==> flow/design.v <==
module sort_top (
  input             clk,
  input      [31:0] a, b, c, d, e, f,
  output reg [31:0] m, n, o, p, q, r
);
  reg  [31:0] a_q, b_q, c_q, d_q, e_q, f_q;
  wire [31:0] m_w, n_w, o_w, p_w, q_w, r_w;
  always @(posedge clk) begin
    a_q <= a; b_q <= b; c_q <= c; d_q <= d; e_q <= e; f_q <= f;
    m <= m_w; n <= n_w; o <= o_w; p <= p_w; q <= q_w; r <= r_w;
  end
  sort u_sort (
    .a(a_q), .b(b_q), .c(c_q), .d(d_q), .e(e_q), .f(f_q),
    .m(m_w), .n(n_w), .o(o_w), .p(p_w), .q(q_w), .r(r_w)
  );
endmodule

module sort(
  input [31:0]a,b,c,d,e,f,
  output reg [31:0]m,n,o,p,q,r);
  reg [31:0]mem[5:0];
  reg [31:0]t;
  always@(*)
    begin
      mem[0]=a;
      mem[1]=b;
      mem[2]=c;
      mem[3]=d;
      mem[4]=e;
      mem[5]=f;
      for(int i=0;i<6;i++)
        begin
          for(int j=0;j<5;j++)
            begin
              if(mem[j]<mem[j+1])
                begin
                  t = mem[j];
                  mem[j]=mem[j+1];
                  mem[j+1]=t;
                end
            end
        end
      m=mem[0];
      n=mem[1];
      o=mem[2];
      p=mem[3];
      q=mem[4];
      r=mem[5];
    end
endmodule
# Reports on sort_top
# Tool output for the design above, in the order of the flow.
# Line numbers count from 1 in the design file above.
# Operators: Yosys type, input widths -> output width; for muxes data width and select width s.
# Library cell names are shortened.
design:
  top: "sort_top"
  clock: "clk"
  lib: "sky130hd"
  corner: "tt_025C_1v80"

# Word-level counts
# Yosys after proc, flatten, opt, wreduce and memory -nomap, before mapping. Enables and synchronous resets that opt folds into registers are not counted as muxes. Print and check cells are not counted. Equal cells are merged and count once.
bits:
  register_bits: 384
  elab_cells: 102
classes:
  compare: 30
  n_mux: 60
op_table:
  columns: ["cell", "count"]
  rows:
  - ["$mux 32", 60]
  - ["$lt 32x32->1", 30]

# Logic depth
# Longest topological path by Yosys (ltp), each cell counted once; first at word level (registers and memories cut), then after technology mapping (sequential cells cut; the memories' decode and read muxes count).
depth:
  depth_word: 30
  ABC_AREA: 0
  mapped_depth: 265
  mapped_depth_nobuf: 237

# Mapped cells and area
# The flow's flattened synthesis, as Yosys stat reports it; memories are mapped. The netlist is that of the ABC_AREA named above (0 if unset); the other value can give another one.
by_type:
  columns: ["type", "count"]
  rows:
  - ["ha_1", 891]
  - ["dfxtp_1", 384]
  - ["a21oi_1", 1004]
  - ["mux2i_1", 444]
  - ["o21ai_0", 863]
  - ["nor2_1", 851]
  - ["nand2_1", 781]
  - ["inv_1", 459]
  - ["a21o_1", 166]
  - ["nand4_1", 178]
  - ["clkbuf_1", 275]
  - ["nor2b_1", 135]
  - ["nand2b_1", 114]
  - ["a211oi_1", 51]
  - ["mux2_2", 25]
  - ["nand3_1", 47]
  - ["nor3_1", 43]
  - ["buf_1", 55]
# Not listed: further types 78, cells in them 504.
synth_totals:
  stdcells: 7270
  area_um2: 50878.8
  seq_area_um2: 7687.4
  flip_flops: 384
  buf_cells: 353
# The figures by module come from a second, unflattened synthesis with its own total; it is not the netlist above.
unflattened:
  cells_unflattened: 7521
  hier_area_um2: 51969.8
# Rows give one instance, submodules left out.
by_module:
  columns: ["mod", "n_inst", "n_cells", "area_um2", "seq_area_um2"]
  rows:
  - ["sort", 1, 7137, 44282.5, 0.0]
  - ["sort_top", 1, 384, 7687.4, 7687.4]

# Path before layout
# Source: OpenSTA report_checks on the synthesized netlist (no wires, ideal clock, input and output delay 20% of the period each), path of least setup slack; recovery checks are left aside. Register names are those of the netlist, which keeps one name where synthesis merged equal registers.
synth_timing:
  kind: "register to register"
  from: "register b_q[30]"
  to: "register q[12]"
  period_ps: 44000
  setup_time_ps: 129
  launch_ps: 0
  arrival_ps: 43905
  setup_slack_ps: -34
  delay_ps: 44034
  driving_pins: 251
  path_buffers: 31
  period_less_setup_slack_ps: 44034
# "delay_ps" = arrival - input delay + setup time.
# "driving_pins": output pins that drive a net of the path, with the launching flip-flop's if there is one; two outputs of one cell count as two.
# "period_less_setup_slack_ps" = period - worst setup slack (recovery checks aside). The figure is calculated, with input and output delays left at 20% of the set period.
# Between the ends stands the longest chain of elaborated cells between them, by number of cells; it is not shown to be the way that was timed. Of several equally long chains one is given.
# Each line given opens the expression or statement behind the cell; cells for indexed reads and writes are added by Yosys, which also makes memories of some case tables.
synth_between:
  path_cell_list: "dfxtp_1 -> inv_1 -> ha_1 -> nand4_1 -> or4_1 -> or4_1 -> o22ai_1 -> nor2_1 -> clkbuf_1 -> clkbuf_1 -> nand2_1 -> o21ai_0 -> ha_1 -> nand4_1 -> nor4_1 -> nand2_1 -> nor3_1 -> a211oi_1 -> (+215 left out) -> mux2i_1 -> inv_1 -> ha_1 -> a21oi_1 -> nor2b_1 -> o21ai_0 -> nand2b_1 -> a21oi_1 -> nor2b_1 -> o21ai_0 -> nand2b_1 -> a21oi_1 -> nand2_1 -> or4_1 -> o41a_1 -> buf_4 -> buf_6 -> mux2i_1"
  elab_chain_cells: 30
  cone_cells: 85
synth_rtl:
  columns: ["element", "line", "source"]
  rows:
  - ["start, declared", 6, "reg  [31:0] a_q, b_q, c_q, d_q, e_q, f_q;"]
  - ["start, assigned", 9, "a_q <= a; b_q <= b; c_q <= c; d_q <= d; e_q <= e; f_q <= f;"]
  - ["$lt 32x32->1", 35, "if(mem[j]<mem[j+1])"]
  - ["$mux 32", 35, null]
  - ["$lt 32x32->1", 35, null]
  - ["$mux 32", 35, null]
  - ["$lt 32x32->1", 35, null]
  - ["$mux 32", 35, null]
  - ["$lt 32x32->1", 35, null]
  - ["(+16 left out)", null, null]
  - ["$mux 32", 35, null]
  - ["$lt 32x32->1", 35, null]
  - ["$mux 32", 35, null]
  - ["$lt 32x32->1", 35, null]
  - ["$mux 32", 35, null]
  - ["$lt 32x32->1", 35, null]
  - ["$mux 32", 35, null]
  - ["end, assigned", 10, "m <= m_w; n <= n_w; o <= o_w; p <= p_w; q <= q_w; r <= r_w;"]
  - ["end, declared", 4, "output reg [31:0] m, n, o, p, q, r"]

# Worst path after layout
# From the final timing report of flow run 2: the path of least setup slack in the routed layout; clock arrival at registers is part of the times.
# The path's times are printed in steps of 10 ps; the period is the one set.
layout_timing:
  kind: "register to register"
  from: "register b_q[19]"
  to: "register q[30]"
  period_ps: 44000
  setup_time_ps: 80
  launch_ps: 610
  arrival_ps: 42640
  setup_slack_ps: 1890
  driving_pins: 218
  path_buffers: 33
# Between the ends stands the longest chain of elaborated cells between them, by number of cells; it is not shown to be the way that was timed. Of several equally long chains one is given.
layout_between:
  path_cell_list: "dfxtp_1 -> inv_1 -> ha_1 -> nand4_1 -> or4_4 -> or4_4 -> o22ai_4 -> nor2_4 -> o21ai_0 -> ha_1 -> o21a_1 -> o2111ai_1 -> o2111ai_4 -> a211oi_4 -> nand2_4 -> buf_12 -> buf_4 -> mux2i_2 -> (+182 left out) -> or4_1 -> a21oi_1 -> buf_4 -> o2111ai_4 -> nand2_4 -> buf_4 -> buf_4 -> mux2i_1 -> buf_4 -> inv_1 -> ha_1 -> a21oi_1 -> o21ai_0 -> buf_4 -> or4_1 -> o41a_4 -> buf_12 -> mux2i_1"
  elab_chain_cells: 30
  cone_cells: 85
layout_rtl:
  columns: ["element", "line", "source"]
  rows:
  - ["start, declared", 6, "reg  [31:0] a_q, b_q, c_q, d_q, e_q, f_q;"]
  - ["start, assigned", 9, "a_q <= a; b_q <= b; c_q <= c; d_q <= d; e_q <= e; f_q <= f;"]
  - ["$lt 32x32->1", 35, "if(mem[j]<mem[j+1])"]
  - ["$mux 32", 35, null]
  - ["$lt 32x32->1", 35, null]
  - ["$mux 32", 35, null]
  - ["$lt 32x32->1", 35, null]
  - ["$mux 32", 35, null]
  - ["$lt 32x32->1", 35, null]
  - ["(+16 left out)", null, null]
  - ["$mux 32", 35, null]
  - ["$lt 32x32->1", 35, null]
  - ["$mux 32", 35, null]
  - ["$lt 32x32->1", 35, null]
  - ["$mux 32", 35, null]
  - ["$lt 32x32->1", 35, null]
  - ["$mux 32", 35, null]
  - ["end, assigned", 10, "m <= m_w; n <= n_w; o <= o_w; p <= p_w; q <= q_w; r <= r_w;"]
  - ["end, declared", 4, "output reg [31:0] m, n, o, p, q, r"]

Measured results for sort_top: 4 stored runs of the Yosys and OpenROAD flow on sky130hd. The settings differ; the order carries no meaning. The constraints put input and output delay at 20% of the set period each and load the outputs with 0.01 pF.
By "period_reached_ps" is meant the clock period of the run minus its worst setup slack. This is arithmetic on one report: input and output delays are still those of the set period (20% each).
"worst_path_ps" means the part of the period allowed to the worst setup path (the constraints hold back 20% at inputs and 20% at outputs) less its slack; where the path has registers, the arrival times of their clocks count too.
"worst_path_ps" is known to 10 ps.

--- flow run 1 ---
==> flow/run.sh <==
#!/bin/bash
# the make line also repeats the synthesis and layout settings of config.mk as NAME=value (left out here)
make -C /OpenROAD-flow-scripts/flow DESIGN_CONFIG=/design/flow/config.mk WORK_HOME=/design/flow/orfs CLKGATE_MAP_FILE= finish
==> flow/config.mk <==
export PLATFORM = sky130hd
export DESIGN_NAME = sort_top
export DESIGN_NICKNAME = sort_top
export VERILOG_FILES = /design/flow/design.v
export SDC_FILE = /design/flow/constraint.sdc
export NUM_CORES = 4
export LEC_CHECK = 0
export ABC_AREA = 0
export CAP_MARGIN = 20
export CELL_PAD_IN_SITES_DETAIL_PLACEMENT = 0
export CELL_PAD_IN_SITES_GLOBAL_PLACEMENT = 2
export CORE_MARGIN = 2
export CORE_UTILIZATION = 40
export CTS_CLUSTER_DIAMETER = 300
export CTS_CLUSTER_SIZE = 10
export MAX_ROUTING_LAYER = met5
export MIN_ROUTING_LAYER = met2
export PLACE_DENSITY_LB_ADDON = 0.18
export SLEW_MARGIN = 20
export TNS_END_PERCENT = 70
==> flow/constraint.sdc <==
create_clock -name core_clock -period 44.0 [get_ports {clk}]
set_input_delay 8.8000 -clock core_clock [delete_from_list [all_inputs] [get_ports {clk}]]
set_output_delay 8.8000 -clock core_clock [all_outputs]
set_load 0.01 [all_outputs]

==> results, as YAML <==
outcome: "stopped before the end: routing reported GRT-0116"

--- flow run 2 ---
==> flow/run.sh <==
#!/bin/bash
# the make line also repeats the synthesis and layout settings of config.mk as NAME=value (left out here)
make -C /OpenROAD-flow-scripts/flow DESIGN_CONFIG=/design/flow/config.mk WORK_HOME=/design/flow/orfs CLKGATE_MAP_FILE= finish
==> flow/config.mk <==
export PLATFORM = sky130hd
export DESIGN_NAME = sort_top
export DESIGN_NICKNAME = sort_top
export VERILOG_FILES = /design/flow/design.v
export SDC_FILE = /design/flow/constraint.sdc
export NUM_CORES = 4
export LEC_CHECK = 0
export CAP_MARGIN = 20
export CORE_MARGIN = 2
export CORE_UTILIZATION = 40
export HOLD_SLACK_MARGIN = -0.08
export PLACE_DENSITY_LB_ADDON = 0.18
export SLEW_MARGIN = 20
==> flow/constraint.sdc <==
create_clock -name core_clock -period 44.0 [get_ports {clk}]
set_input_delay 8.8000 -clock core_clock [delete_from_list [all_inputs] [get_ports {clk}]]
set_output_delay 8.8000 -clock core_clock [all_outputs]
set_load 0.01 [all_outputs]

==> results, as YAML <==
results:
  tns_ps: 0
  timing.hold.ws_ps: 2003
  die_footprint_um2: 130065.0
  worst_path_ps: 42110
  worst_setup_path_type: "register to register"
  period_reached_ps: 42107
  post_route_stdcell_area_um2: 77809.6
  layout_utilization_frac: 0.618
  synth_chip_area_um2: 50878.8
  timing.setup.ws_ps: 1893

--- flow run 3 ---
==> flow/run.sh <==
#!/bin/bash
# the make line also repeats the synthesis and layout settings of config.mk as NAME=value (left out here)
make -C /OpenROAD-flow-scripts/flow DESIGN_CONFIG=/design/flow/config.mk WORK_HOME=/design/flow/orfs CLKGATE_MAP_FILE= finish
==> flow/config.mk <==
export PLATFORM = sky130hd
export DESIGN_NAME = sort_top
export DESIGN_NICKNAME = sort_top
export VERILOG_FILES = /design/flow/design.v
export SDC_FILE = /design/flow/constraint.sdc
export NUM_CORES = 4
export LEC_CHECK = 0
export ABC_AREA = 0
export CAP_MARGIN = 30
export CELL_PAD_IN_SITES_DETAIL_PLACEMENT = 0
export CORE_MARGIN = 8
export CORE_UTILIZATION = 16
export CTS_CLUSTER_DIAMETER = 254
export CTS_CLUSTER_SIZE = 73
export GPL_TIMING_DRIVEN = 0
export MAX_ROUTING_LAYER = met5
export SETUP_SLACK_MARGIN = 5.0
export SLEW_MARGIN = 20
export TNS_END_PERCENT = 80
==> flow/constraint.sdc <==
create_clock -name core_clock -period 45.2 [get_ports {clk}]
set_input_delay 9.0400 -clock core_clock [delete_from_list [all_inputs] [get_ports {clk}]]
set_output_delay 9.0400 -clock core_clock [all_outputs]
set_load 0.01 [all_outputs]

==> results, as YAML <==
results:
  tns_ps: 0
  die_footprint_um2: 336296.0
  layout_utilization_frac: 0.219
  timing.hold.ws_ps: 1803
  period_reached_ps: 41838
  worst_path_ps: 41840
  worst_setup_path_type: "register to register"
  timing.setup.ws_ps: 3362
  post_route_stdcell_area_um2: 69475.4
  synth_chip_area_um2: 50878.8

--- flow run 4 ---
==> flow/run.sh <==
#!/bin/bash
# the make line also repeats the synthesis and layout settings of config.mk as NAME=value (left out here)
make -C /OpenROAD-flow-scripts/flow DESIGN_CONFIG=/design/flow/config.mk WORK_HOME=/design/flow/orfs CLKGATE_MAP_FILE= finish
==> flow/config.mk <==
export PLATFORM = sky130hd
export DESIGN_NAME = sort_top
export DESIGN_NICKNAME = sort_top
export VERILOG_FILES = /design/flow/design.v
export SDC_FILE = /design/flow/constraint.sdc
export NUM_CORES = 4
export LEC_CHECK = 0
export ABC_AREA = 1
export CAP_MARGIN = 20
export CELL_PAD_IN_SITES_DETAIL_PLACEMENT = 2
export CORE_MARGIN = 2
export CORE_UTILIZATION = 40
export CTS_CLUSTER_DIAMETER = 300
export CTS_CLUSTER_SIZE = 70
export MAX_ROUTING_LAYER = met4
export MIN_ROUTING_LAYER = met2
export PLACE_DENSITY_LB_ADDON = 0.18
export SLEW_MARGIN = 20
export TNS_END_PERCENT = 70
==> flow/constraint.sdc <==
create_clock -name core_clock -period 44.0 [get_ports {clk}]
set_input_delay 8.8000 -clock core_clock [delete_from_list [all_inputs] [get_ports {clk}]]
set_output_delay 8.8000 -clock core_clock [all_outputs]
set_load 0.01 [all_outputs]

==> results, as YAML <==
outcome: "stopped before the end: placement reported DPL-0033"
